==> flow/design.v <==
module alu(
	output reg[16 - 1:0] 		data_out,
	output reg 						  		valid_out,
	output reg							  		cmd_out,
	input [16 - 1:0] 			data_in,
	input 							  			valid_in,
	input 							  			cmd_in,
	output reg 									 	amm_read,
	output reg[8 - 1:0] 		amm_address,
	input [8 - 1:0] 			amm_readdata,
	input 									 			amm_waitrequest,
	input[1:0] 							 			amm_response,
	input clk,
	input rst_n
	);
	localparam ST_READ_HEAD = 3'h0, ST_READ_PAYLOAD = 3'h1, ST_DECODE = 3'h2, ST_OP_CODE = 3'h3,
	           ST_ERROR = 3'h4, ST_SEND = 3'h5, ST_SEND2 = 3'h6;
	reg[7:0] date[63:0];
	reg      is_addr[63:0];
	reg[5:0] numar_val;
	reg[5:0] i;
	reg[3:0] operatie;
	reg[2:0] state;
	reg[11:0] rez;
	reg       err;
	wire[5:0] last = numar_val - 6'd1;
	wire[7:0] cur  = date[i];
	reg[11:0] rez_next;
	reg       op_err;
	always @(*) begin
		rez_next = rez;
		op_err   = 1'b0;
		case(operatie)
			4'd0: rez_next = rez + {4'h0, cur};
			4'd1: rez_next = (i == 6'd0) ? {4'h0, cur} : (rez & {4'h0, cur});
			4'd2: rez_next = rez | {4'h0, cur};
			4'd3: rez_next = rez ^ {4'h0, cur};
			4'd4: if(numar_val == 6'd1) rez_next = {4'h0, ~cur}; else op_err = 1'b1;
			4'd5: if(numar_val == 6'd1) rez_next = {4'h0, cur} + 12'd1; else op_err = 1'b1;
			4'd6: if(numar_val == 6'd1) rez_next = {4'h0, cur} - 12'd1; else op_err = 1'b1;
			4'd7: if(numar_val == 6'd1) rez_next = {4'h0, 8'd0 - cur}; else op_err = 1'b1;
			4'd8: if(numar_val == 6'd2) rez_next = {4'h0, date[0] >> date[1]}; else op_err = 1'b1;
			4'd9: if(numar_val == 6'd2) rez_next = {4'h0, date[0] << date[1]}; else op_err = 1'b1;
			default: op_err = 1'b1;
		endcase
	end
	always @(posedge clk) begin
		if(!rst_n) begin
			state     <= ST_READ_HEAD;
			valid_out <= 1'b0;
			cmd_out   <= 1'b0;
			data_out  <= 0;
			amm_read  <= 1'b0;
			amm_address <= 0;
			i         <= 0;
			numar_val <= 0;
			operatie  <= 0;
			rez       <= 0;
			err       <= 1'b0;
		end
		else begin
			case(state)
				ST_READ_HEAD: begin
					valid_out <= 1'b0;
					cmd_out   <= 1'b0;
					i         <= 0;
					err       <= 1'b0;
					if(valid_in && cmd_in) begin
						numar_val <= data_in[5:0];
						operatie  <= data_in[11:8];
						if(data_in[5:0] == 6'd0)
							state <= ST_ERROR;
						else
							state <= ST_READ_PAYLOAD;
					end
				end
				ST_READ_PAYLOAD: begin
					if(valid_in) begin
						date[i]    <= data_in[7:0];
						is_addr[i] <= data_in[8];
						i <= i + 6'd1;
						if(i == last) begin
							i     <= 0;
							state <= ST_DECODE;
						end
					end
				end
				ST_DECODE: begin  
					if(is_addr[i]) begin
						if(!amm_read) begin
							amm_read    <= 1'b1;
							amm_address <= cur;
						end
						else if(!amm_waitrequest) begin
							amm_read <= 1'b0;
							if(amm_response != 2'b00)
								state <= ST_ERROR;
							else begin
								date[i]    <= amm_readdata;
								is_addr[i] <= 1'b0;
								i <= i + 6'd1;
								if(i == last) begin
									i     <= 0;
									rez   <= 0;
									state <= ST_OP_CODE;
								end
							end
						end
					end
					else begin
						i <= i + 6'd1;
						if(i == last) begin
							i     <= 0;
							rez   <= 0;
							state <= ST_OP_CODE;
						end
					end
				end
				ST_OP_CODE: begin  
					rez <= rez_next;
					i   <= i + 6'd1;
					if(op_err)
						state <= ST_ERROR;
					else if(i == last)
						state <= ST_SEND;
				end
				ST_ERROR: begin
					rez   <= 12'hbad;
					err   <= 1'b1;
					state <= ST_SEND;
				end
				ST_SEND: begin
					data_out  <= {11'h0, err, operatie};
					valid_out <= 1'b1;
					cmd_out   <= 1'b1;
					state     <= ST_SEND2;
				end
				ST_SEND2: begin
					data_out <= {4'h0, rez};
					cmd_out  <= 1'b0;
					state    <= ST_READ_HEAD;
				end
				default: state <= ST_READ_HEAD;
			endcase
		end
	end
endmodule
Tool chain data of alu:

What the tools print for alu, step after step.
Lines are those of the file above, counted from 1.
Library cell names are shortened.
A cell with n/a has no value.

* top: alu
* clock: clk
* cell library: sky130hd
* timing corner: tt_025C_1v80

After elaboration:

Counts by Yosys on the flattened word-level netlist (proc, flatten, opt, wreduce; memories kept). Print and check cells are left out.
Yosys's memory passes give these memory sizes; they may raise the number of words (mostly to a power of two), join words into wider ones and drop unused or constant bits.

* memory bits (writable): 576
* bits in latches: 0
* input bits: 31
* register bits after elaboration: 59
* ROM bits: 0
* memory cells: 2

Memory list
* date: depth 64, bits a word 8, line 18 `reg[7:0] date[63:0];`
* is_addr: depth 64, bits a word 1, line 19 `reg is_addr[63:0];`

* eq/ne operators: 32
* bitwise operators: 7
* add/subtract/negate cells: 6
* reduce/logical cells: 22
* div/mod/pow operators: 0
* order comparisons: 0
* multiplexer cells: 69
* $mul: 0
* shifts and indexed selects: 2

Operator list (number)
* 2-to-1 mux 12 bit: 12
* parallel mux 12 bit (select 10 bit): 1
* 2-to-1 mux 8 bit: 10
* 2-to-1 mux 6 bit: 10
* parallel mux 12 bit (select 3 bit): 1
* 2-to-1 mux 3 bit: 11
* parallel mux 16 bit (select 2 bit): 1
* inequality test 3 bit with constant B: 9
* parallel mux 6 bit (select 4 bit): 1
* parallel mux 3 bit (select 6 bit): 1
* 2-to-1 mux 1 bit: 17
* equality test 4 x 3 -> 1 bit with constant B: 4
* adder 12 x 8 -> 12 bit: 1
* bitwise AND 12 x 8 -> 12 bit: 1
* OR 12 x 8 -> 12 bit: 1
* bitwise XOR 12 x 8 -> 12 bit: 1
* logical NOT 6 bit: 2
* inequality test 11 x 1 -> 1 bit with constant B: 1
* AND reduction 11 bit: 1
* nonzero test 2 bit: 5
* equality test 3 bit with constant B: 3
* adder 8 x 1 -> 9 bit with constant B: 1
* subtractor 8 x 1 -> 9 bit with constant B: 1
* subtractor 1 x 8 -> 8 bit with constant A: 1
* equality test 4 x 2 -> 1 bit with constant B: 2
* equality test 4 bit with constant B: 2
* OR reduction 4 bit: 2
* left shift 8 x 8 -> 8 bit: 1

Not listed: further kinds 26, cells in them 34.

Logic depth:

Yosys ltp: most cells in a row. Word level: on the elaborated netlist, between registers, memories and ports. Mapped: between sequential cells and ports; inverters and the memories' decode and read muxes count.

* depth in word-level cells: 10
* ABC_AREA: 1
* mapped depth: 32
* gate-level depth less buffers: 29

Mapped cells and area:

Yosys stat after the flow's synthesis: flattened, memories mapped to cells. It holds for the ABC_AREA given above (unset counts as 0); a run with the other value may have another netlist.
The area totals of this step are shown rounded.

Cells by type
* edfxtp_1: number 576, total area 1.73E+04 um^2
* nand2_1: number 775, total area 2909.04 um^2
* nand3_1: number 456, total area 2.28E+03 um^2
* dfxtp_1: number 65, total area 1.3E+03 um^2
* nor2_1: number 211, total area 792.01 um^2
* o21ai_0: number 109, total area 545.523 um^2
* inv_1: number 95, total area 356.592 um^2
* a21oi_1: number 69, total area 345.331 um^2
* buf_2: number 63, total area 315.302 um^2
* ha_1: number 23, total area 287.776 um^2
* o22ai_1: number 34, total area 212.704 um^2
* buf_4: number 23, total area 172.666 um^2
* buf_6: number 15, total area 168.912 um^2
* o21ai_1: number 28, total area 140.134 um^2
* clkbuf_1: number 35, total area 131.376 um^2
* o211ai_1: number 14, total area 105.101 um^2
* o221ai_1: number 11, total area 96.342 um^2
* xor2_1: number 10, total area 87.584 um^2

Other cell types: 31; their cells: 106.

* mapped cells: 2718
* flip-flop cells: 641
* synthesis area: 28300 um^2
* sequential part of the area: 18600 um^2

Path before layout:

Path of least setup slack by OpenSTA after synthesis, without wires, with an ideal clock, recovery checks aside; 20% of the period is set as input and as output delay. Where synthesis merged equal registers, the netlist keeps one of their names.

* kind: register to register
* from: reg (no name shown)
* to: mem date[0][1]
* path delay: 4.142 ns
* arrival: 3.594 ns
* setup slack: 0.858 ns
* path buffers: 4
* library setup time: 0.548 ns
* clock period: 5.0 ns
* data required time: 4.452 ns
* time at the first pin: 0.000 ns
* stages on the path: 17
* synthesis period reached: 4.142 ns

"path delay" = arrival - input delay + setup time.
"stages on the path" counts driving pins, that of a launching flip-flop among them; a cell with two outputs on the path counts twice.
"synthesis period reached" = period - worst setup slack (recovery checks aside). The figure is calculated, with input and output delays left at 20% of the set period.

* path through: dfxtp_1 -> buf_6 -> inv_4 -> buf_6 -> buf_6 -> o21ai_1 -> o22ai_1 -> o21ai_1 -> nor2_1 -> o211ai_1 -> nand2_2 -> nand2_2 -> inv_2 -> nand2_2 -> buf_6 -> nor2_1 -> a21oi_1

RTL lines, path post-synthesis
* to (decl): line 18 `reg[7:0] date[63:0];`

No chain of elaborated cells between the ends is given.

Timing after layout:

Path of least setup slack in the final report of flow run 1 (OpenROAD, finished layout, wires in). Where an end is a register, its clock arrival counts in the times.

* kind: register to register
* from: reg (no name shown)
* to: mem date[36][7]
* stages on the path: 21
* clock period: 2.92 ns
* data required time: 3.28 ns
* time at the first pin: 0.64 ns
* arrival: 3.97 ns
* path buffers: 9
* library setup time: 0.27 ns
* setup slack: -0.69 ns

* path through: dfxtp_4 -> buf_6 -> inv_12 -> buf_12 -> buf_4 -> buf_4 -> nor2_4 -> o22ai_2 -> nor2_1 -> buf_4 -> nor2_1 -> buf_4 -> o211ai_1 -> nand2_2 -> nand2_2 -> inv_2 -> nand2_8 -> buf_4 -> mux2_4 -> buf_4 -> buf_16

RTL lines, path post-layout
* to (decl): line 18 `reg[7:0] date[63:0];`

No chain of elaborated cells between the ends is given.

Data sheet: physical implementation of alu

5 stored runs of alu in the flow (synthesis by Yosys, layout by OpenROAD, sky130hd cells), in arbitrary order. Constraints: input delay and output delay 20% of the set period each, output load 0.01 pF.
"achieved clock period" means the clock period less the worst setup slack. The figure is calculated, with input and output delays left at 20% of the set period.
"worst setup path time" = time allowed to the worst setup path (clock period - input delay - output delay, where it has them) - its slack; a late launch clock adds to it, a late capture clock takes from it.
"power" rests on the timing tool's default activity at the inputs, not on a simulated workload.
Values from the reports are rounded here.

### Flow run 1

Settings: `ABC_AREA=1`, `CELL_PAD_IN_SITES_DETAIL_PLACEMENT=2`, `CELL_PAD_IN_SITES_GLOBAL_PLACEMENT=3`, `CORE_MARGIN=9`, `CORE_UTILIZATION=28`, `CTS_CLUSTER_DIAMETER=306`, `GPL_TIMING_DRIVEN=1`, `HOLD_SLACK_MARGIN=0.16`, `MAX_ROUTING_LAYER=met4`, `PLACE_DENSITY_LB_ADDON=0.15`, `SETUP_SLACK_MARGIN=0.62`, `SLEW_MARGIN=30`, `period_ns=2.92`, `CAP_MARGIN=20`

- Worst setup path time: 3.61 ns
- Kind of the worst setup path: register to register
- Sum of negative setup slack: -647 ns
- Worst hold slack: 0.469 ns
- Utilization: 37.9 %
- Power: 22,800 uW
- Standard-cell area after layout: 38,000 um^2
- Post-synthesis cell area: 28,300 um^2
- Achieved clock period: 3.611 ns
- Smallest setup slack: -0.691 ns
- Area inside the die boundary: 113,000 um^2

### Flow run 2

Settings: `CORE_UTILIZATION=40`, `period_ns=4.78`, `CAP_MARGIN=20`, `CORE_MARGIN=2`, `SLEW_MARGIN=20`

- Worst setup path time: 4.57 ns
- Kind of the worst setup path: register to register
- Sum of negative setup slack: 0.000 ns
- Worst hold slack: 0.494 ns
- Utilization: 47.3 %
- Power: 11,900 uW
- Standard-cell area after layout: 32,500 um^2
- Post-synthesis cell area: 27,700 um^2
- Achieved clock period: 4.571 ns
- Smallest setup slack: 0.209 ns
- Area inside the die boundary: 71,400 um^2

### Flow run 3

Settings: `CELL_PAD_IN_SITES_DETAIL_PLACEMENT=2`, `CORE_MARGIN=9`, `CORE_UTILIZATION=28`, `CTS_CLUSTER_DIAMETER=306`, `GPL_TIMING_DRIVEN=1`, `HOLD_SLACK_MARGIN=-0.06`, `MAX_ROUTING_LAYER=met4`, `PLACE_DENSITY=0.77`, `SETUP_SLACK_MARGIN=0.62`, `SLEW_MARGIN=25`, `period_ns=4.99`, `CAP_MARGIN=20`

- Worst setup path time: 4.84 ns
- Kind of the worst setup path: register to register
- Sum of negative setup slack: 0.000 ns
- Worst hold slack: 0.519 ns
- Utilization: 34.1 %
- Power: 11,900 uW
- Standard-cell area after layout: 33,200 um^2
- Post-synthesis cell area: 27,700 um^2
- Achieved clock period: 4.836 ns
- Smallest setup slack: 0.154 ns
- Area inside the die boundary: 111,000 um^2

### Flow run 4

Settings: `ABC_AREA=1`, `CELL_PAD_IN_SITES_DETAIL_PLACEMENT=1`, `CELL_PAD_IN_SITES_GLOBAL_PLACEMENT=3`, `CORE_MARGIN=5`, `CORE_UTILIZATION=28`, `CTS_CLUSTER_DIAMETER=175`, `GPL_TIMING_DRIVEN=1`, `HOLD_SLACK_MARGIN=0.16`, `MAX_ROUTING_LAYER=met4`, `PLACE_DENSITY_LB_ADDON=0.15`, `SETUP_SLACK_MARGIN=0.62`, `SLEW_MARGIN=30`, `period_ns=2.92`, `CAP_MARGIN=20`

- Worst setup path time: 3.72 ns
- Kind of the worst setup path: register to register
- Sum of negative setup slack: -752 ns
- Worst hold slack: 0.466 ns
- Utilization: 39.2 %
- Power: 23,500 uW
- Standard-cell area after layout: 39,300 um^2
- Post-synthesis cell area: 28,300 um^2
- Achieved clock period: 3.716 ns
- Smallest setup slack: -0.796 ns
- Area inside the die boundary: 107,000 um^2

### Flow run 5

Settings: `CELL_PAD_IN_SITES_DETAIL_PLACEMENT=2`, `CELL_PAD_IN_SITES_GLOBAL_PLACEMENT=3`, `CORE_MARGIN=9`, `CORE_UTILIZATION=28`, `CTS_CLUSTER_DIAMETER=306`, `GPL_TIMING_DRIVEN=1`, `MAX_ROUTING_LAYER=met4`, `PLACE_DENSITY_LB_ADDON=0.15`, `SETUP_SLACK_MARGIN=0.62`, `SLEW_MARGIN=30`, `period_ns=4.99`, `CAP_MARGIN=20`

- Worst setup path time: 4.28 ns
- Kind of the worst setup path: register to register
- Sum of negative setup slack: 0.000 ns
- Worst hold slack: 0.492 ns
- Utilization: 35.2 %
- Power: 12,000 uW
- Standard-cell area after layout: 34,300 um^2
- Post-synthesis cell area: 27,700 um^2
- Achieved clock period: 4.283 ns
- Smallest setup slack: 0.707 ns
- Area inside the die boundary: 111,000 um^2
